==> flow/design.v <==
module flope #(
    parameter int Width = 1
)(
    input logic clk,
    input logic en,
    input logic[Width-1:0] d,
    output logic[Width-1:0] q
);
    always_ff @(posedge clk) begin
        if (en)
            q <= d; 
    end
endmodule
module floper #(
    parameter int Width = 1,
    parameter logic[Width-1:0] ResetValue = 0
)(
    input logic clk,
    input logic reset,
    input logic en,
    input logic[Width-1:0] d,
    output logic[Width-1:0] q
);
    always_ff @(posedge clk or posedge reset) begin
        if (reset)
            q <= ResetValue;
        else if (en)
            q <= d; 
    end
endmodule
module flopr #(
    parameter int Width = 1,
    parameter logic[Width-1:0] ResetValue = 0
)(
    input logic clk,
    input logic reset,
    input logic[Width-1:0] d,
    output logic[Width-1:0] q
);
    always_ff @(posedge clk or posedge reset) begin
        if (reset)
            q <= ResetValue;
        else
            q <= d; 
    end
endmodule
module mux2 #(
    parameter int Width = 1
)(
    input logic[Width-1:0] a0,
    input logic[Width-1:0] a1,
    input logic sel,
    output logic[Width-1:0] y
);
    assign y = sel ? a1 : a0;
endmodule
module mux4 #(
    parameter int Width = 1
)(
    input logic[Width-1:0] a0,
    input logic[Width-1:0] a1,
    input logic[Width-1:0] a2,
    input logic[Width-1:0] a3,
    input logic[1:0] sel,
    output logic[Width-1:0] y
);
    always_comb
        case (sel)
            2'h0: y = a0;
            2'h1: y = a1;
            2'h2: y = a2;
            2'h3: y = a3;
        endcase
endmodule
module controller(
    input logic[6:0] opcode,
    input logic[2:0] funct3,
    input logic funct75,
    output logic[1:0] rs_valid,
    output logic rd_valid,
    output logic[2:0] imm_sel,
    output logic[1:0] src_sel,
    output logic[3:0] alsu_func,
    output logic[1:0] exec_sel,
    output logic jump_d,
    output logic[2:0] flow_ctrl,
    output logic mem_write,
    output logic mem_read,
    output logic[2:0] mem_size,
    output logic system
);
    logic is_shift;
    logic[17:0] controls;
    assign is_shift = funct3[1:0] == 2'b01;
    assign mem_write = (opcode == 7'b01_000_11);
    assign mem_read = (opcode == 7'b00_000_11);
    assign mem_size = funct3;
    assign {rs_valid, rd_valid, imm_sel, src_sel, alsu_func, exec_sel, jump_d, flow_ctrl} = controls;
    always_comb begin
        system = 0;
        case (opcode)
            7'b00_100_11:
                if (is_shift) controls = {3'b01_1,  3'b000, 2'b10, {funct75, funct3},  2'b00, 4'b0000  };
                else          controls = {3'b01_1,  3'b000, 2'b10, {1'b0, funct3},   2'b00, 4'b0000  };
            7'b01_100_11:       controls = {3'b11_1, 3'b000, 2'b00, {funct75, funct3},  2'b00, 4'b0000  };
            7'b01_101_11:      controls = {3'b00_1,   3'b010, 2'b00,  4'b0000,    2'b01,  4'b0000  };
            7'b00_101_11:    controls = {3'b00_1,   3'b010, 2'b11, 4'b0000,  2'b00, 4'b0000  };
            7'b00_000_11:     controls = {3'b01_1,  3'b000, 2'b10, 4'b0000,  2'b00, 4'b0000  };
            7'b01_000_11:    controls = {3'b11_0,  3'b001, 2'b10, 4'b0000,  2'b00, 4'b0000  };
            7'b11_011_11:      controls = {3'b00_1,   3'b100, 2'b00,  4'b0000,    2'b10,  4'b1000 };
            7'b11_001_11:     controls = {3'b01_1,  3'b000, 2'b10, 4'b0000,  2'b10,  4'b0100 };
            7'b11_000_11:
                case (funct3)
                    3'b000:     controls = {3'b11_0,  3'b101, 2'b00, 4'b1000,  2'b00,    4'b0010 };
                    3'b001:     controls = {3'b11_0,  3'b101, 2'b00, 4'b1000,  2'b00,    4'b0011};
                    3'b100:     controls = {3'b11_0,  3'b101, 2'b00, 4'b0010,  2'b00,    4'b0011};
                    3'b101:     controls = {3'b11_0,  3'b101, 2'b00, 4'b0010,  2'b00,    4'b0010 };
                    3'b110:    controls = {3'b11_0,  3'b101, 2'b00, 4'b0011, 2'b00,    4'b0011};
                    3'b111:    controls = {3'b11_0,  3'b101, 2'b00, 4'b0011, 2'b00,    4'b0010 };
                    default:  controls = {3'b00_0,   3'b000, 2'b00,  4'b0000,    2'b00,    4'b0000  };
                endcase
            7'b00_011_11:     controls = {3'b00_0,   3'b000, 2'b00,  4'b0000,    2'b00,    4'b0000  };
            7'b11_100_11: begin
                system = 1;   controls = {3'b00_0,   3'b000, 2'b00,  4'b0000,    2'b00,    4'b0000  };
            end
            default: begin
                system = 1;   controls = {3'b00_0,   3'b000, 2'b00,  4'b0000,    2'b00,    4'b0000  };
            end
        endcase
    end
endmodule
module decode_stage(
    input logic clk,
    input logic halted,
    input logic[31:0] instr_d,
    input logic[31:0] pc_d,
    output logic[2:0] mem_size_d,
    output logic mem_write_d,
    output logic mem_read_d,
    output logic rd_valid_d,
    output logic[1:0] exec_sel_d,
    output logic[2:0] flow_ctrl_d,
    output logic[3:0] alsu_func_d,
    output logic[1:0] src_sel_d,
    output logic[3:0] fwd_sel_d,
    output logic[4:0] rd_d,
    output logic[31:0] reg_a_d,
    output logic[31:0] reg_b_d,
    output logic[31:0] imm_d,
    output logic[31:0] pc_imm_d,
    output logic jump_d,
    input logic[4:0] rd_w,
    input logic rd_valid_w,
    input logic[31:0] reg_d_w,
    input logic[4:0] rd_e,
    input logic rd_valid_e,
    input logic[4:0] rd_m,
    input logic rd_valid_m,
    input logic mem_read_e,
    output logic stall,
    input logic flush,
    output logic system
);
    logic[4:0] rs1;
    logic[4:0] rs2;
    logic[2:0] imm_sel;
    logic[1:0] rs_valid;
    logic mem_write_pre;
    logic mem_read_pre;
    logic rd_valid_pre;
    logic[2:0] flow_ctrl_pre;
    decomposer decomposer(instr_d, rd_d, rs1, rs2);
    reg_file reg_file(
        .clk(clk),
        .a1(rs1),
        .rd1(reg_a_d),
        .a2(rs2),
        .rd2(reg_b_d),
        .a3(rd_w),
        .wd3(reg_d_w),
        .we3(~halted & rd_valid_w)
    );
    imm_dec imm_dec(instr_d, imm_sel, imm_d);
    pc_imm_adder pc_imm_adder(pc_d, imm_d, pc_imm_d);
    logic system_pre;
    controller controller(
        .opcode(instr_d[6:0]),
        .funct3(instr_d[14:12]),
        .funct75(instr_d[30]),
        .rs_valid(rs_valid),
        .rd_valid(rd_valid_pre),
        .imm_sel(imm_sel),
        .src_sel(src_sel_d),
        .alsu_func(alsu_func_d),
        .exec_sel(exec_sel_d),
        .jump_d(jump_d),
        .flow_ctrl(flow_ctrl_pre),
        .mem_write(mem_write_pre),
        .mem_read(mem_read_pre),
        .mem_size(mem_size_d),
        .system(system_pre)
    );
    hazard_unit hazard_unit(
        .rs1(rs1),
        .rs2(rs2),
        .rs_valid(rs_valid),
        .rd_e(rd_e),
        .rd_valid_e(rd_valid_e),
        .rd_m(rd_m),
        .rd_valid_m(rd_valid_m),
        .mem_read_e(mem_read_e),
        .fwd_sel(fwd_sel_d),
        .stall(stall)
    );
    assign system = system_pre & ~flush;
    mux2 #(6) nop_mask(
        {mem_read_pre, mem_write_pre, rd_valid_pre, flow_ctrl_pre},
        6'd0,
        stall | flush,
        {mem_read_d, mem_write_d, rd_valid_d, flow_ctrl_d}
    );
endmodule
module decomposer(
    input logic[31:0] instr,
    output logic[4:0] rd,
    output logic[4:0] rs1,
    output logic[4:0] rs2
);
    assign rd = instr[11:7];
    assign rs1 = instr[19:15];
    assign rs2 = instr[24:20];
endmodule
module hazard_unit(
    input logic[4:0] rs1,
    input logic[4:0] rs2,
    input logic[1:0] rs_valid,
    input logic[4:0] rd_e,
    input logic rd_valid_e,
    input logic[4:0] rd_m,
    input logic rd_valid_m,
    input logic mem_read_e,
    output logic[3:0] fwd_sel,
    output logic stall
);
    always_comb begin
        fwd_sel = 4'b0000;
        stall = 1'b0;
        if (rd_valid_e & rd_e != 5'd0) begin
            fwd_sel[0] = rs_valid[0] & (rs1 == rd_e);
            fwd_sel[1] = rs_valid[1] & (rs2 == rd_e);
            stall = mem_read_e & (fwd_sel[0] | fwd_sel[1]);
        end
        if (rd_valid_m & rd_m != 5'd0) begin
            fwd_sel[2] = rs_valid[0] & (rs1 == rd_m);
            fwd_sel[3] = rs_valid[1] & (rs2 == rd_m);
        end
    end
endmodule
module imm_dec(
    input logic[31:0] instr,
    input logic[2:0] imm_sel,
    output logic[31:0] imm
);
    logic sign;
    assign sign = instr[31];
    always_comb
        case (imm_sel)
            3'b000: imm = { {20{sign}}, instr[31:20] };                                  
            3'b001: imm = { {20{sign}}, instr[31:25], instr[11:7] };                     
            3'b010: imm = { instr[31:12], 12'h0 };                                       
            3'b100: imm = { {12{sign}}, instr[19:12], instr[20], instr[30:21], 1'b0 };   
            3'b101: imm = { {20{sign}}, instr[7], instr[30:25], instr[11:8], 1'b0 };     
            default: imm = 32'h0;
        endcase
endmodule
module pc_imm_adder(
    input logic[31:0] pc,
    input logic[31:0] imm,
    output logic[31:0] pc_imm
);
    assign pc_imm = pc + imm;
endmodule
module reg_file(
    input logic clk,
    input logic[4:0] a1,
    output logic[31:0] rd1,
    input logic[4:0] a2,
    output logic[31:0] rd2,
    input logic[4:0] a3,
    input logic[31:0] wd3,
    input logic we3
);
    logic[31:0] regs[32];
    always_ff @(posedge clk) begin
        if (we3 && a3 != 5'h0)
            regs[a3] <= wd3;
    end
    assign rd1 = (a1 == 5'h0) ? 32'h0 : ((we3 && a1 == a3) ? wd3 : regs[a1]);
    assign rd2 = (a2 == 5'h0) ? 32'h0 : ((we3 && a2 == a3) ? wd3 : regs[a2]);
endmodule
module alsu(
    input logic[31:0] a,
    input logic[31:0] b,
    input logic[3:0] f,
    output logic[31:0] s,
    output logic zero
);
    logic sub_en;
    logic[31:0] bb, sum, xor_res, or_res, and_res, shift_res;
    logic an, bn, sn, slt;
    assign sub_en = f[3] | f[1];
    assign bb = {32{sub_en}} ^ b;
    assign sum = a + bb + sub_en;
    assign xor_res = a ^ b;
    assign or_res = a | b;
    assign and_res = a & b;
    assign an = a[31];
    assign bn = b[31];
    assign sn = sum[31];
    always_comb
        case ({an, bn})
            2'b00: slt = sn;
            2'b01: slt = f[0];
            2'b10: slt = ~f[0];
            2'b11: slt = sn;
        endcase
    shifter shifter(a, b[4:0], f[3:2], shift_res);    
    always_comb
        case (f[2:0])
            3'b000: s = sum;
            3'b001: s = shift_res;
            3'b010: s = {31'h0, slt};
            3'b011: s = {31'h0, slt};
            3'b100: s = xor_res;
            3'b101: s = shift_res;
            3'b110: s = or_res;
            3'b111: s = and_res;
        endcase
    assign zero = ~|s;
endmodule
module execute_stage(
    input logic[1:0] exec_sel_e,
    input logic[2:0] flow_ctrl_e,
    input logic[3:0] alsu_func_e,
    input logic[1:0] src_sel_e,
    input logic[3:0] fwd_sel_e,
    input logic[31:0] reg_a_e,
    input logic[31:0] reg_b_e,
    input logic[31:0] imm_e,
    input logic[31:0] pc_e,
    input logic[31:0] pc4_e,
    output logic[31:0] exec_res_e,
    output logic[31:0] fwd_b_e,
    output logic[1:0] pc_sel_e,
    output logic[31:0] alsu_res_e,
    input logic[31:0] exec_res_m,
    input logic[31:0] reg_d_w,
    output logic flush
);
    logic[31:0] fwd_a;
    logic[31:0] fwd_b;
    logic[31:0] src_a;
    logic[31:0] src_b;
    logic zero;
    fwd_mux fwd_mux(reg_a_e, reg_b_e, exec_res_m, reg_d_w, fwd_sel_e, fwd_a, fwd_b);
    src_mux src_mux(fwd_a, fwd_b, pc_e, imm_e, src_sel_e, src_a, src_b);
    assign fwd_b_e = fwd_b;
    alsu alsu(src_a, src_b, alsu_func_e, alsu_res_e, zero);
    flow_control flow_control(zero, flow_ctrl_e, pc_sel_e, flush);
    mux4 #(32) exec_mux(alsu_res_e, imm_e, pc4_e, pc4_e, exec_sel_e, exec_res_e);
endmodule
module flow_control(
    input logic zero,
    input logic[2:0] flow_ctrl,
    output logic[1:0] pc_sel_e,
    output logic flush
);
    logic branch_cond, branch_taken;
    assign branch_cond = zero ^ flow_ctrl[0];
    assign branch_taken = branch_cond & flow_ctrl[1];
    assign pc_sel_e = {flow_ctrl[2], branch_taken};
    assign flush = branch_taken | flow_ctrl[2];
endmodule
module fwd_mux(
    input logic[31:0] reg_a,
    input logic[31:0] reg_b,
    input logic[31:0] exec_res_m,
    input logic[31:0] reg_d_w,
    input logic[3:0] fwd_sel,
    output logic[31:0] fwd_a,
    output logic[31:0] fwd_b
);
    assign fwd_a = fwd_sel[0] ? exec_res_m : (fwd_sel[2] ? reg_d_w : reg_a);
    assign fwd_b = fwd_sel[1] ? exec_res_m : (fwd_sel[3] ? reg_d_w : reg_b);
endmodule
module shifter (
    input logic[31:0] a,
    input logic[4:0] shamt,
    input logic[1:0] f,
    output logic[31:0] y
);
    logic[63:0] bc;
    logic[4:0] k;
    logic[47:0] d4;
    logic[39:0] d3;
    logic[35:0] d2;
    logic[33:0] d1;
    logic[32:0] d0;
    always_comb
        case (f)
            2'b00: bc = {a, 32'h0};
            2'b01: bc = {32'h0, a};
            2'b10: bc = {a, 32'h0};
            2'b11: bc = {{32{a[31]}}, a};
        endcase
    assign k = {5{~f[0]}} ^ shamt;
    assign d4 = k[4] ? bc[63:16] : bc[47:0];
    assign d3 = k[3] ? d4[47:8] : d4[39:0];
    assign d2 = k[2] ? d3[39:4] : d3[35:0];
    assign d1 = k[1] ? d2[35:2] : d2[33:0];
    assign d0 = k[0] ? d1[33:1] : d1[32:0];
    assign y = f[0] ? d0[31:0] : d0[32:1];
endmodule
module src_mux(
    input logic[31:0] fwd_a,
    input logic[31:0] fwd_b,
    input logic[31:0] pc,
    input logic[31:0] imm,
    input logic[1:0] src_sel,
    output logic[31:0] src_a,
    output logic[31:0] src_b
);
    assign src_a = src_sel[0] ? pc : fwd_a;
    assign src_b = src_sel[1] ? imm : fwd_b;
endmodule
module fetch_stage #(
    parameter logic[31:0] BootVector = 32'h0000_0000
)(
    input logic clk,
    input logic reset,
    input logic halted,
    output logic[31:0] i_addr,
    input logic[31:0] i_data,
    output logic[31:0] instr_f,
    output logic[31:0] pc_f,
    output logic[31:0] pc4_f,
    input logic[31:0] pc_imm_d,
    input logic[31:0] pc_imm_e,
    input logic[31:0] alsu_res_e,
    input logic jump_d,
    input logic[1:0] pc_sel_e,
    input logic stall,
    input logic flush,
    output logic misaligned_pc
);
    logic[31:0] pc1;
    logic[31:0] pc2;
    logic[31:0] pc3;
    floper #(32, BootVector) pc_reg(clk, reset, ~halted & ~stall, pc1, pc_f);
    pc4_adder pc4_adder(pc_f, pc4_f);
    mux2 #(32) pc_mux_d(pc4_f, pc_imm_d, jump_d, pc3);
    mux4 #(32) pc_mux_e(pc3, pc_imm_e, alsu_res_e, alsu_res_e, pc_sel_e, pc2);
    pc_mask pc_mask(pc2, pc1, misaligned_pc);
    assign i_addr = pc_f;
    mux2 #(32) instr_mux(i_data, 32'b000000000000_00000_000_00000_0010011, flush | jump_d, instr_f);
endmodule
module pc4_adder(
    input logic[31:0] pc,
    output logic[31:0] pc4
);
    assign pc4 = pc + 4;
endmodule
module pc_mask(
    input logic[31:0] pc2,
    output logic[31:0] pc1,
    output logic misaligned_pc
);
    assign pc1 = {pc2[31:2], 2'b0};
    assign misaligned_pc = pc2[1];
endmodule
module halt_ctrl(
    input logic clk,
    input logic reset,
    input logic system,
    input logic misaligned_pc,
    input logic misaligned_addr,
    input logic unhalt,
    output logic halted
);
    logic halt_set;
    always_ff @(posedge clk or posedge reset) begin
        if (reset)
            halted <= 0;
        else begin
            if (unhalt)
                halted <= 0;
            else if (halt_set)
                halted <= 1;
        end
    end
    assign halt_set = system | misaligned_pc | misaligned_addr;
endmodule
module addr_dec(
    input logic[31:0] addr,
    output logic[1:0] byte_offset,
    output logic[31:0] word_addr
);
    assign byte_offset = addr[1:0];
    assign word_addr = {addr[31:2], 2'b00};
endmodule
module dmem_ctrl(
    input logic[31:0] a,
    input logic[31:0] wd,
    output logic[31:0] rd,
    input logic mem_write,
    input logic[2:0] mem_size,
    output logic[31:0] d_addr,
    output logic[31:0] d_wdata,
    output logic[3:0] d_wstrb,
    input logic[31:0] d_rdata,
    output logic misaligned_addr
);
    logic[1:0] byte_offset;
    logic[3:0] lanes;
    addr_dec addr_dec(a, byte_offset, d_addr);
    lane_dec lane_dec(byte_offset, mem_size, lanes);
    write_shifter write_shifter(wd, lanes, d_wdata);
    read_shifter read_shifter(d_rdata, lanes, mem_size[2], rd);
    assign d_wstrb = lanes & {4{mem_write}};
    assign misaligned_addr = (lanes == 4'h0);
endmodule
module lane_dec(
    input logic[1:0] byte_offset,
    input logic[2:0] mem_size,
    output logic[3:0] lanes
);
    always_comb begin
        case (mem_size[1:0])
            2'b00:
                case (byte_offset)
                    2'h0: lanes = 4'b0001;
                    2'h1: lanes = 4'b0010;
                    2'h2: lanes = 4'b0100;
                    2'h3: lanes = 4'b1000;
                endcase
            2'b01:
                case (byte_offset)
                    2'h0: lanes = 4'b0011;
                    2'h2: lanes = 4'b1100;
                    default: lanes = 4'b0000;
                endcase
            2'b10:
                lanes = (byte_offset == 2'h0) ? 4'b1111 : 4'b0000;
            default: lanes = 4'b0000;
        endcase
    end
endmodule
module memory_stage(
    input logic halted,
    output logic[31:0] d_addr,
    output logic[31:0] d_wdata,
    output logic[3:0] d_wstrb,
    input logic[31:0] d_rdata,
    input logic[2:0] mem_size_m,
    input logic mem_write_m,
    input logic mem_read_m,
    input logic[31:0] exec_res_m,
    input logic[31:0] fwd_b_m,
    output logic[31:0] reg_d_m,
    output logic misaligned_addr
);
    logic[31:0] mem_res;
    logic mem_op_m;
    logic misaligned_addr_pre;
    dmem_ctrl dmem_ctrl(
        .a(exec_res_m),
        .wd(fwd_b_m),
        .rd(mem_res),
        .mem_write(~halted & mem_write_m),
        .mem_size(mem_size_m),
        .d_addr(d_addr),
        .d_wdata(d_wdata),
        .d_wstrb(d_wstrb),
        .d_rdata(d_rdata),
        .misaligned_addr(misaligned_addr_pre)
    );
    mux2 #(32) mem_mux(exec_res_m, mem_res, mem_read_m, reg_d_m);
    assign mem_op_m = mem_read_m | mem_write_m;
    assign misaligned_addr = misaligned_addr_pre & mem_op_m;
endmodule
module read_shifter(
    input logic[31:0] rdata,
    input logic[3:0] lanes,
    input logic zeroext,
    output logic[31:0] rd
);
    always_comb
        case (lanes)
            4'b0001: rd = zeroext ? {24'h0, rdata[7:0]}   : {{24{rdata[7]}},  rdata[7:0]};
            4'b0010: rd = zeroext ? {24'h0, rdata[15:8]}  : {{24{rdata[15]}}, rdata[15:8]};
            4'b0100: rd = zeroext ? {24'h0, rdata[23:16]} : {{24{rdata[23]}}, rdata[23:16]};
            4'b1000: rd = zeroext ? {24'h0, rdata[31:24]} : {{24{rdata[31]}}, rdata[31:24]};
            4'b0011: rd = zeroext ? {16'h0, rdata[15:0]}  : {{16{rdata[15]}}, rdata[15:0]};
            4'b1100: rd = zeroext ? {16'h0, rdata[31:16]} : {{16{rdata[31]}}, rdata[31:16]};
            4'b1111: rd = rdata;
            default: rd = 32'h0;
        endcase
endmodule
module write_shifter(
    input logic[31:0] wd,
    input logic[3:0] lanes,
    output logic[31:0] wdata
);
    always_comb
        casez (lanes)
            4'b??10: wdata = { wd[31:16], wd[7:0], wd[7:0] };
            4'b?100: wdata = { wd[15:0], wd[15:0] };
            4'b1000: wdata = { wd[7:0], wd[23:0] };
            default: wdata = wd;
        endcase
endmodule
module de_reg(
    input logic clk,
    input logic reset,
    input logic halted,
    input logic[2:0] mem_size_d,
    input logic mem_write_d,
    input logic mem_read_d,
    input logic rd_valid_d,
    input logic[1:0] exec_sel_d,
    input logic[2:0] flow_ctrl_d,
    input logic[3:0] alsu_func_d,
    input logic[1:0] src_sel_d,
    input logic[3:0] fwd_sel_d,
    input logic[4:0] rd_d,
    input logic[31:0] reg_a_d,
    input logic[31:0] reg_b_d,
    input logic[31:0] imm_d,
    input logic[31:0] pc_imm_d,
    input logic[31:0] pc_d,
    input logic[31:0] pc4_d,
    output logic[2:0] mem_size_e,
    output logic mem_write_e,
    output logic mem_read_e,
    output logic rd_valid_e,
    output logic[1:0] exec_sel_e,
    output logic[2:0] flow_ctrl_e,
    output logic[3:0] alsu_func_e,
    output logic[1:0] src_sel_e,
    output logic[3:0] fwd_sel_e,
    output logic[4:0] rd_e,
    output logic[31:0] reg_a_e,
    output logic[31:0] reg_b_e,
    output logic[31:0] imm_e,
    output logic[31:0] pc_imm_e,
    output logic[31:0] pc_e,
    output logic[31:0] pc4_e
);
    floper #(6) floper(
        clk, reset, ~halted,
        {mem_read_d, mem_write_d, rd_valid_d, flow_ctrl_d},
        {mem_read_e, mem_write_e, rd_valid_e, flow_ctrl_e}
    );
    flope #(212) flope(
        clk, ~halted,
        {mem_size_d, exec_sel_d, alsu_func_d, src_sel_d, fwd_sel_d, rd_d, reg_a_d, reg_b_d, imm_d, pc_imm_d, pc_d, pc4_d},
        {mem_size_e, exec_sel_e, alsu_func_e, src_sel_e, fwd_sel_e, rd_e, reg_a_e, reg_b_e, imm_e, pc_imm_e, pc_e, pc4_e}
    );
endmodule
module em_reg(
    input logic clk,
    input logic reset,
    input logic halted,
    input logic[2:0] mem_size_e,
    input logic mem_write_e,
    input logic mem_read_e,
    input logic rd_valid_e,
    input logic[4:0] rd_e,
    input logic[31:0] exec_res_e,
    input logic[31:0] fwd_b_e,
    output logic[2:0] mem_size_m,
    output logic mem_write_m,
    output logic mem_read_m,
    output logic rd_valid_m,
    output logic[4:0] rd_m,
    output logic[31:0] exec_res_m,
    output logic[31:0] fwd_b_m
);
    floper #(3) floper(
        clk, reset, ~halted,
        {mem_read_e, mem_write_e, rd_valid_e},
        {mem_read_m, mem_write_m, rd_valid_m}
    );
    flope #(72) flope(
        clk, ~halted,
        {mem_size_e, rd_e, exec_res_e, fwd_b_e},
        {mem_size_m, rd_m, exec_res_m, fwd_b_m}
    );
endmodule
module fd_reg(
    input logic clk,
    input logic reset,
    input logic halted,
    input logic stall,
    input logic[31:0] instr_f,
    input logic[31:0] pc_f,
    input logic[31:0] pc4_f,
    output logic[31:0] instr_d,
    output logic[31:0] pc_d,
    output logic[31:0] pc4_d
);
    floper #(32,32'b000000000000_00000_000_00000_0010011) floper(
        clk, reset, ~halted & ~stall,
        instr_f,
        instr_d
    );
    flope #(64) flope(
        clk, ~halted & ~stall,
        {pc_f, pc4_f},
        {pc_d, pc4_d}
    );
endmodule
module mw_reg(
    input logic clk,
    input logic reset,
    input logic halted,
    input logic rd_valid_m,
    input logic[4:0] rd_m,
    input logic[31:0] reg_d_m,
    output logic rd_valid_w,
    output logic[4:0] rd_w,
    output logic[31:0] reg_d_w
);
    floper #(1) floper(
        clk, reset, ~halted,
        rd_valid_m,
        rd_valid_w
    );
    flope #(37) flope(
        clk, ~halted,
        {rd_m, reg_d_m},
        {rd_w, reg_d_w}
    );
endmodule
module riscv #(
    parameter logic[31:0] BootVector = 32'h0000_0000
)(
    input logic clk,
    input logic reset,
    output logic halted,
    input logic unhalt,
    output logic[31:0] i_addr,
    input logic[31:0] i_data,
    output logic[31:0] d_addr,
    output logic[31:0] d_wdata,
    output logic[3:0] d_wstrb,
    input logic[31:0] d_rdata
);
    logic[31:0] instr_f;
    logic[31:0] pc_f;
    logic[31:0] pc4_f;
    logic[31:0] instr_d;
    logic[31:0] pc_d;
    logic[31:0] pc4_d;
    logic[2:0] mem_size_d;
    logic mem_write_d;
    logic mem_read_d;
    logic rd_valid_d;
    logic[1:0] exec_sel_d;
    logic[2:0] flow_ctrl_d;
    logic[3:0] alsu_func_d;
    logic[1:0] src_sel_d;
    logic[3:0] fwd_sel_d;
    logic[4:0] rd_d;
    logic[31:0] reg_a_d;
    logic[31:0] reg_b_d;
    logic[31:0] imm_d;
    logic[31:0] pc_imm_d;
    logic jump_d;
    logic[2:0] mem_size_e;
    logic mem_write_e;
    logic mem_read_e;
    logic rd_valid_e;
    logic[1:0] exec_sel_e;
    logic[2:0] flow_ctrl_e;
    logic[3:0] alsu_func_e;
    logic[1:0] src_sel_e;
    logic[3:0] fwd_sel_e;
    logic[4:0] rd_e;
    logic[31:0] reg_a_e;
    logic[31:0] reg_b_e;
    logic[31:0] imm_e;
    logic[31:0] pc_imm_e;
    logic[31:0] pc_e;
    logic[31:0] pc4_e;
    logic[31:0] exec_res_e;
    logic[31:0] fwd_b_e;
    logic[1:0] pc_sel_e;
    logic[31:0] alsu_res_e;
    logic[2:0] mem_size_m;
    logic mem_write_m;
    logic mem_read_m;
    logic rd_valid_m;
    logic[4:0] rd_m;
    logic[31:0] exec_res_m;
    logic[31:0] fwd_b_m;
    logic[31:0] reg_d_m;
    logic rd_valid_w;
    logic[4:0] rd_w;
    logic[31:0] reg_d_w;
    logic stall;
    logic flush;
    logic system;
    logic misaligned_pc;
    logic misaligned_addr;
    fetch_stage fetch(.*);
    fd_reg fd_reg(.*);
    decode_stage decode(.*);
    de_reg de_reg(.*);
    execute_stage execute(.*);
    em_reg em_reg(.*);
    memory_stage memory(.*);
    mw_reg mw_reg(.*);
    halt_ctrl halt_ctrl(.*);
endmodule
Wiki page: riscv / tool data

## Reports on riscv

Each step is given for the RTL above and for the edited RTL.
"unedited" refers to lines of the RTL above, "edited" to lines of the edited file.
"difference": "edited" minus "unedited" as printed here. "rel. change": 100 x difference / "unedited".
Operators: Yosys type, input widths -> output width; for muxes data width and select width s.
Cell names lack the library's common part.
Not given: n/a

| set-up | value |
|---|---|
| top | riscv |
| clock input | clk |
| library | sky130hd |
| library corner | tt_025C_1v80 |

## The edit

The edit as a unified diff against the file above.
The edit is scripted: it alters the design's behaviour and was not made to optimise anything.

```diff
@@ -711,5 +711,5 @@
 );
     floper #(32,32'b000000000000_00000_000_00000_0010011) floper(
-        clk, reset, ~halted & ~stall,
+        clk, reset, ~halted | ~stall,
         instr_f,
         instr_d
```

## Word level

Counts by Yosys on the flattened word-level netlist (proc, flatten, opt, wreduce; memories kept). Register bits leave out memories and registers merged into their read ports (data or address). Print and check cells are left out.
Yosys's memory passes give these memory sizes; they may raise the number of words (mostly to a power of two), join words into wider ones and drop unused or constant bits.

Bit counts:

| item | unedited | edited | difference | rel. change (%) |
|---|---|---|---|---|
| bits in writable memories | 1024 | 1024 | 0 | 0.00 |
| memory cells | 1 | 1 | 0 | 0.00 |
| register bits after elaboration | 390 | 390 | 0 | 0.00 |
| clocked read ports x word width | 64 | 64 | 0 | 0.00 |
| elaborated cells | 179 | 180 | +1 | +0.56 |
| input bits | 67 | 67 | 0 | 0.00 |

Operators by class:

| item | unedited | edited | difference | rel. change (%) |
|---|---|---|---|---|
| multiplexer cells | 44 | 44 | 0 | 0.00 |
| reductions and logical operators | 28 | 28 | 0 | 0.00 |
| bitwise operators | 33 | 34 | +1 | +3.03 |
| $add $sub $neg | 4 | 4 | 0 | 0.00 |
| equality and inequality tests | 57 | 57 | 0 | 0.00 |

Memory list:

| item | unedited | edited |
|---|---|---|
| shape (words x width / read and write ports) | decode.reg_file.regs 32 x 32 bit 2R1W | decode.reg_file.regs 32 x 32 bit 2R1W |

Operator list:

| kind | unedited | edited | difference | rel. change (%) |
|---|---|---|---|---|
| $or 1x1->1 | 8 | 9 | +1 | +12.50 |
| $mux 32 | 17 | 17 | 0 | 0.00 |
| $and 1x1->1 | 13 | 13 | 0 | 0.00 |
| $eq 2x2->1 const B | 12 | 12 | 0 | 0.00 |
| $eq 3x3->1 const B | 11 | 11 | 0 | 0.00 |
| $eq 2x1->1 const B | 7 | 7 | 0 | 0.00 |
| $logic_not 2->1 | 6 | 6 | 0 | 0.00 |
| $reduce_or 2->1 | 6 | 6 | 0 | 0.00 |
| $mux 1 | 5 | 5 | 0 | 0.00 |
| $not 1->1 | 5 | 5 | 0 | 0.00 |
| $eq 5x5->1 | 4 | 4 | 0 | 0.00 |
| $eq 3x1->1 const B | 3 | 3 | 0 | 0.00 |
| $eq 3x2->1 const B | 3 | 3 | 0 | 0.00 |
| $eq 4x4->1 const B | 3 | 3 | 0 | 0.00 |
| $eq 7x6->1 const B | 3 | 3 | 0 | 0.00 |
| $eq 7x7->1 const B | 3 | 3 | 0 | 0.00 |
| $logic_not 1->1 | 3 | 3 | 0 | 0.00 |
| $logic_not 3->1 | 3 | 3 | 0 | 0.00 |
| $pmux 32 s3 | 3 | 3 | 0 | 0.00 |
| $reduce_bool 5->1 | 3 | 3 | 0 | 0.00 |
| $add 32x32->32 | 2 | 2 | 0 | 0.00 |
| $eq 4x2->1 const B | 2 | 2 | 0 | 0.00 |
| $eq 7x5->1 const B | 2 | 2 | 0 | 0.00 |
| $logic_not 5->1 | 2 | 2 | 0 | 0.00 |
| $xor 32x32->32 | 2 | 2 | 0 | 0.00 |
| $add 32x1->32 | 1 | 1 | 0 | 0.00 |
| $add 32x3->32 const B | 1 | 1 | 0 | 0.00 |
| $and 32x32->32 | 1 | 1 | 0 | 0.00 |

Not every row of either side is listed.

## Logic depth

Longest topological path by Yosys (ltp), each cell counted once; first at word level (registers and memories cut), then after technology mapping (sequential cells cut; the memories' decode and read muxes count).

Depth:

| item | unedited | edited | difference | rel. change (%) |
|---|---|---|---|---|
| word-level depth | 22 | 22 | 0 | 0.00 |
| ABC_AREA | 0 | 0 | n/a | n/a |
| mapped depth | 29 | 30 | +1 | +3.45 |

## After synthesis

Source: synth_stat.txt of the flow (Yosys; design flattened, memories mapped). It holds for the ABC_AREA given above (unset counts as 0); a run with the other value may have another netlist.

Synthesis totals:

| item | unedited | edited | difference | rel. change (%) |
|---|---|---|---|---|
| flip-flops | 1472 | 1472 | 0 | 0.00 |
| sequential area (um^2) | 43840.8 | 43840.8 | 0.0 | 0.00 |
| buffers | 457 | 463 | +6 | +1.31 |
| mapped cells | 5268 | 5334 | +66 | +1.25 |
| cell area after synthesis (um^2) | 78240.0 | 78520.3 | +280.3 | +0.36 |

Cells by type:

| cell | unedited | edited | difference | rel. change (%) |
|---|---|---|---|---|
| nand2_1 | 244 | 298 | +54 | +22.13 |
| xnor2_1 | 96 | 63 | -33 | -34.38 |
| xor2_1 | 44 | 71 | +27 | +61.36 |
| o21ai_0 | 180 | 155 | -25 | -13.89 |
| a211oi_1 | 89 | 114 | +25 | +28.09 |
| nand3_1 | 65 | 87 | +22 | +33.85 |
| a31oi_1 | 29 | 50 | +21 | +72.41 |
| nor3_1 | 76 | 59 | -17 | -22.37 |
| a21o_1 | 33 | 50 | +17 | +51.52 |
| o22ai_1 | 35 | 21 | -14 | -40.00 |
| o221ai_2 | 20 | 6 | -14 | -70.00 |
| clkbuf_1 | 249 | 262 | +13 | +5.22 |
| a22oi_1 | 41 | 28 | -13 | -31.71 |
| nor2_1 | 398 | 386 | -12 | -3.02 |
| mux2i_1 | 174 | 186 | +12 | +6.90 |
| o22a_1 | 14 | 2 | -12 | -85.71 |
| or3_1 | 10 | 19 | +9 | +90.00 |
| a21oi_1 | 252 | 245 | -7 | -2.78 |

Not every row of either side is listed.
The figures by module come from a second, unflattened synthesis with its own total; it is not the netlist above.

Unflattened totals:

| item | unedited | edited | difference | rel. change (%) |
|---|---|---|---|---|
| cells (unflattened synthesis) | 5646 | 5647 | +1 | +0.02 |
| area (unflattened synthesis) (um^2) | 83113.5 | 83117.2 | +3.7 | 0.00 |

Rows give one instance, submodules left out.

By module, unedited:

| module | times used | cells | sequential area (um^2) | area (um^2) |
|---|---|---|---|---|
| reg_file | 1 | 2520 | 30749.5 | 47869.7 |
| flope (Width=212) | 1 | 212 | 6366.1 | 6366.1 |
| alsu | 1 | 684 | 0.0 | 4616.9 |
| shifter | 1 | 612 | 0.0 | 4286.6 |
| flope (Width=72) | 1 | 72 | 2162.1 | 2162.1 |
| flope (Width=64) | 1 | 64 | 1921.8 | 1921.8 |
| pc_imm_adder | 1 | 232 | 0.0 | 1720.4 |
| mux2 (Width=32) | 3 | 36 | 0.0 | 544.3 |
| mux4 (Width=32) | 2 | 39 | 0.0 | 814.5 |
| fwd_mux | 1 | 214 | 0.0 | 1426.4 |
| floper | 1 | 69 | 804.5 | 1352.5 |
| floper | 1 | 69 | 800.8 | 1348.8 |
| flope (Width=37) | 1 | 37 | 1111.1 | 1111.1 |
| src_mux | 1 | 72 | 0.0 | 1088.5 |

unedited: Further modules, not shown: 26.

By module, edited:

| module | times used | cells | sequential area (um^2) | area (um^2) |
|---|---|---|---|---|
| reg_file | 1 | 2520 | 30749.5 | 47869.7 |
| flope (Width=212) | 1 | 212 | 6366.1 | 6366.1 |
| alsu | 1 | 684 | 0.0 | 4616.9 |
| shifter | 1 | 612 | 0.0 | 4286.6 |
| flope (Width=72) | 1 | 72 | 2162.1 | 2162.1 |
| flope (Width=64) | 1 | 64 | 1921.8 | 1921.8 |
| pc_imm_adder | 1 | 232 | 0.0 | 1720.4 |
| mux2 (Width=32) | 3 | 36 | 0.0 | 544.3 |
| mux4 (Width=32) | 2 | 39 | 0.0 | 814.5 |
| fwd_mux | 1 | 214 | 0.0 | 1426.4 |
| floper | 1 | 69 | 804.5 | 1352.5 |
| floper | 1 | 69 | 800.8 | 1348.8 |
| flope (Width=37) | 1 | 37 | 1111.1 | 1111.1 |
| src_mux | 1 | 72 | 0.0 | 1088.5 |

edited: Further modules, not shown: 26.

## Timing after synthesis

Source: OpenSTA report_checks on the synthesized netlist (no wires, ideal clock, input and output delay 20% of the period each), path of least setup slack; recovery checks are left aside. Register names are those of the netlist, which keeps one name where synthesis merged equal registers.

Timing post-synthesis:

| item | unedited | edited | difference | rel. change (%) |
|---|---|---|---|---|
| kind | register to register | register to register | n/a | n/a |
| from | register halt_ctrl.halted | register halt_ctrl.halted | n/a | n/a |
| to | register fd_reg.floper.q[10] | memory decode.reg_file.regs[28][0] | n/a | n/a |
| time at the first pin (ns) | 0.000 | 0.000 | 0.000 | n/a |
| required time (ns) | 9.879 | 9.579 | -0.300 | -3.04 |
| period (ns) | 10.0 | 10.0 | 0.0 | 0.00 |
| path slack (ns) | -2.035 | -0.038 | +1.997 | n/a |
| library setup time (ns) | 0.121 | 0.421 | +0.300 | n/a |
| path buffers | 2 | 2 | 0 | 0.00 |
| stages on the path | 9 | 7 | -2 | -22.22 |
| data arrival time (ns) | 11.914 | 9.617 | -2.297 | -19.28 |
| path delay (ns) | 12.035 | 10.038 | -1.997 | -16.59 |
| period reached after synthesis (ns) | 12.035 | 10.038 | -1.997 | -16.59 |

"path delay" = arrival - input delay + setup time.
"stages on the path": output pins that drive a net of the path, with the launching flip-flop's if there is one; two outputs of one cell count as two.
"period reached after synthesis" = period - worst setup slack (recovery checks aside). The figure is calculated, with input and output delays left at 20% of the set period.
Between the ends stands the longest chain of elaborated cells between them, by number of cells; it is not shown to be the way that was timed. Of several equally long chains one is given.
A line is the first line of the expression or statement that the cell stems from. Yosys adds cells for indexed reads and writes and turns some case tables into memories.
A register here has more assigning lines than the two given.

| on the way, post-synthesis, unedited | value |
|---|---|
| cells stage by stage | dfrtp_1 clkinv_1 o31ai_1 clkinv_1 nand2_1 nor3_2 buf_6 buf_6 a22o_1 |
| length of the longest elaborated chain | 2 |

Ends and longest elaborated chain, post-synthesis, unedited:

| item | RTL line | source |
|---|---|---|
| from (decl) | 488 | `output logic halted` |
| from (assign) | 493 | `halted <= 0;` |
| from (assign) | 496 | `halted <= 0;` |
| $not 1->1 | 713 | `clk, reset, ~halted & ~stall,` |
| $and 1x1->1 | 713 |  |
| to (assign) | 26 | `q <= ResetValue;` |
| to (assign) | 28 | `q <= d;` |
| to (decl) | 22 | `output logic[Width-1:0] q` |

Some nets on the timed path still bear RTL names; the line given drives or declares the net.

Named nets, post-synthesis, unedited:

| signal | RTL line | source |
|---|---|---|
| fd_reg.flope.en | 718 | `clk, ~halted & ~stall,` |

edited: Only ways into the end's enable, where the timed path ends, are counted here.

| on the way, post-synthesis, edited | value |
|---|---|
| cells stage by stage | dfrtp_1 inv_1 o311a_1 clkbuf_1 or3b_2 clkbuf_1 nor2_1 |
| length of the longest elaborated chain | 4 |

Ends and longest elaborated chain, post-synthesis, edited:

| item | RTL line | source |
|---|---|---|
| from (decl) | 488 | `output logic halted` |
| from (assign) | 493 | `halted <= 0;` |
| from (assign) | 496 | `halted <= 0;` |
| $not 1->1 | 181 | `.we3(~halted & rd_valid_w)` |
| $and 1x1->1 | 181 |  |
| $logic_and 1x1->1 | 295 | `if (we3 && a3 != 5'h0)` |
| $mux 5 | 295 |  |
| to (decl) | 293 | `logic[31:0] regs[32];` |

## Path in the finished layout

From the final timing report of the runs of pair 1: the path of least setup slack in the routed layout; clock arrival at registers is part of the times.

Timing after layout:

| item | unedited | edited | difference | rel. change (%) |
|---|---|---|---|---|
| kind | register to register | register to register | n/a | n/a |
| from | register de_reg.flope.q[198] | register de_reg.flope.q[200] | n/a | n/a |
| to | register fetch.pc_reg.q[22] | register fd_reg.floper.q[27] | n/a | n/a |
| time at the first pin (ns) | 0.83 | 0.82 | -0.01 | -1.20 |
| path buffers | 2 | 3 | +1 | +50.00 |
| required time (ns) | 10.68 | 10.73 | +0.05 | +0.47 |
| data arrival time (ns) | 8.64 | 9.18 | +0.54 | +6.25 |
| period (ns) | 10.0 | 10.0 | 0.0 | 0.00 |
| path slack (ns) | 2.04 | 1.55 | -0.49 | n/a |
| library setup time (ns) | 0.11 | 0.06 | -0.05 | n/a |
| stages on the path | 20 | 20 | 0 | 0.00 |

Between the ends stands the longest chain of elaborated cells between them, by number of cells; it is not shown to be the way that was timed. Of several equally long chains one is given.

| on the way, after layout, unedited | value |
|---|---|
| cells stage by stage | edfxtp_1 buf_4 or3b_1 o211ai_4 inv_2 buf_4 nor3_1 nor3_1 o32ai_1 a21oi_1 a221oi_1 a21boi_0 o32ai_1 nor4b_1 nand4_1 nor4_4 mux2i_1 nor3_4 mux2_2 o221ai_1 |
| length of the longest elaborated chain | 17 |

Ends and longest elaborated chain, after layout, unedited:

| item | RTL line | source |
|---|---|---|
| from (decl) | 7 | `output logic[Width-1:0] q` |
| from (assign) | 11 | `q <= d;` |
| $mux 32 | 394 | `assign fwd_b = fwd_sel[1] ? exec_res_m : (fwd_sel[3] ? reg_d_w : reg_b);` |
| $mux 32 | 434 | `assign src_b = src_sel[1] ? imm : fwd_b;` |
| $xor 5x5->5 | 416 | `assign k = {5{~f[0]}} ^ shamt;` |
| $mux 48 | 417 | `assign d4 = k[4] ? bc[63:16] : bc[47:0];` |
| $mux 40 | 418 | `assign d3 = k[3] ? d4[47:8] : d4[39:0];` |
| $mux 36 | 419 | `assign d2 = k[2] ? d3[39:4] : d3[35:0];` |
| $mux 34 | 420 | `assign d1 = k[1] ? d2[35:2] : d2[33:0];` |
| [... 3 more ...] | n/a |  |
| $reduce_or 32->1 | 339 | `assign zero = ~\|s;` |
| $logic_not 1->1 | 339 |  |
| $xor 1x1->1 | 379 | `assign branch_cond = zero ^ flow_ctrl[0];` |
| $and 1x1->1 | 380 | `assign branch_taken = branch_cond & flow_ctrl[1];` |
| $eq 2x2->1 | 68 | `case (sel)` |
| $reduce_or 2->1 | n/a |  |
| $pmux 32 s3 | 68 |  |
| to (assign) | 26 | `q <= ResetValue;` |
| to (assign) | 28 | `q <= d;` |
| to (decl) | 22 | `output logic[Width-1:0] q` |

| on the way, after layout, edited | value |
|---|---|
| cells stage by stage | edfxtp_1 buf_4 mux2i_1 mux2i_1 nand2_2 buf_4 o211a_1 a211oi_1 o21ai_0 nand3_1 a32oi_1 nor4_1 nand4_1 nor4_1 nand4b_1 o31a_1 o21a_4 nor4_4 buf_4 a22o_1 |
| length of the longest elaborated chain | 18 |

Ends and longest elaborated chain, after layout, edited:

| item | RTL line | source |
|---|---|---|
| from (decl) | 7 | `output logic[Width-1:0] q` |
| from (assign) | 11 | `q <= d;` |
| $mux 32 x2 | 394 | `assign fwd_b = fwd_sel[1] ? exec_res_m : (fwd_sel[3] ? reg_d_w : reg_b);` |
| $mux 32 | 434 | `assign src_b = src_sel[1] ? imm : fwd_b;` |
| $xor 5x5->5 | 416 | `assign k = {5{~f[0]}} ^ shamt;` |
| $mux 48 | 417 | `assign d4 = k[4] ? bc[63:16] : bc[47:0];` |
| $mux 40 | 418 | `assign d3 = k[3] ? d4[47:8] : d4[39:0];` |
| $mux 36 | 419 | `assign d2 = k[2] ? d3[39:4] : d3[35:0];` |
| $mux 34 | 420 | `assign d1 = k[1] ? d2[35:2] : d2[33:0];` |
| [... 3 more ...] | n/a |  |
| $reduce_or 32->1 | 339 | `assign zero = ~\|s;` |
| $logic_not 1->1 | 339 |  |
| $xor 1x1->1 | 379 | `assign branch_cond = zero ^ flow_ctrl[0];` |
| $and 1x1->1 | 380 | `assign branch_taken = branch_cond & flow_ctrl[1];` |
| $or 1x1->1 | 382 | `assign flush = branch_taken \| flow_ctrl[2];` |
| $or 1x1->1 | 465 | `mux2 #(32) instr_mux(i_data, 32'b000000000000_00000_000_00000_0010011, flush \| jump_d, instr_f);` |
| $mux 32 | 55 | `assign y = sel ? a1 : a0;` |
| to (assign) | 26 | `q <= ResetValue;` |
| to (assign) | 28 | `q <= d;` |
| to (decl) | 22 | `output logic[Width-1:0] q` |

## Layout results

Runs of the flow (Yosys, OpenROAD) on both versions; the two runs of a pair have the same settings. The constraints put input and output delay at 20% of the set period each and load the outputs with 0.01 pF.

| settings, pair 1 | value |
|---|---|
| period_ns | 10.0 |
| CAP_MARGIN | 20 |
| CORE_MARGIN | 2 |
| CORE_UTILIZATION | 40 |
| SLEW_MARGIN | 20 |

Final reports, pair 1:

| item | unedited | edited | difference | rel. change (%) |
|---|---|---|---|---|
| worst slack on setup checks (ns) | 2.042 | 1.547 | -0.495 | n/a |
| sum of negative setup slack (ns) | 0.000 | 0.000 | 0.000 | n/a |
| area inside the die boundary (um^2) | 199152.0 | 199863.0 | +711.0 | +0.36 |
| post-layout utilization (%) | 45.3 | 45.5 | +0.2 | n/a |
| achieved clock period (ns) | 7.958 | 8.453 | +0.495 | +6.22 |
| post-synthesis cell area (um^2) | 78240.0 | 78520.3 | +280.3 | +0.36 |
| worst hold slack in the final report (ns) | 0.393 | 0.413 | +0.020 | n/a |

| settings, pair 2 | value |
|---|---|
| ABC_AREA | 0 |
| CELL_PAD_IN_SITES_DETAIL_PLACEMENT | 2 |
| CELL_PAD_IN_SITES_GLOBAL_PLACEMENT | 2 |
| CORE_MARGIN | 3 |
| CORE_UTILIZATION | 15 |
| CTS_CLUSTER_SIZE | 92 |
| HOLD_SLACK_MARGIN | -0.03 |
| PLACE_DENSITY_LB_ADDON | 0.21 |
| SLEW_MARGIN | 10 |
| period_ns | 13.6 |
| CAP_MARGIN | 20 |

Final reports, pair 2:

| item | unedited | edited | difference | rel. change (%) |
|---|---|---|---|---|
| worst slack on setup checks (ns) | 4.894 | 4.519 | -0.375 | n/a |
| sum of negative setup slack (ns) | 0.000 | 0.000 | 0.000 | n/a |
| area inside the die boundary (um^2) | 530304.0 | 532185.0 | +1881.0 | +0.35 |
| post-layout utilization (%) | 18.3 | 18.2 | -0.1 | n/a |
| achieved clock period (ns) | 8.706 | 9.081 | +0.375 | +4.31 |
| post-synthesis cell area (um^2) | 78240.0 | 78520.3 | +280.3 | +0.36 |
| worst hold slack in the final report (ns) | 0.369 | 0.418 | +0.049 | n/a |

"achieved clock period" means the clock period less the worst setup slack. The figure is calculated, with input and output delays left at 20% of the set period.
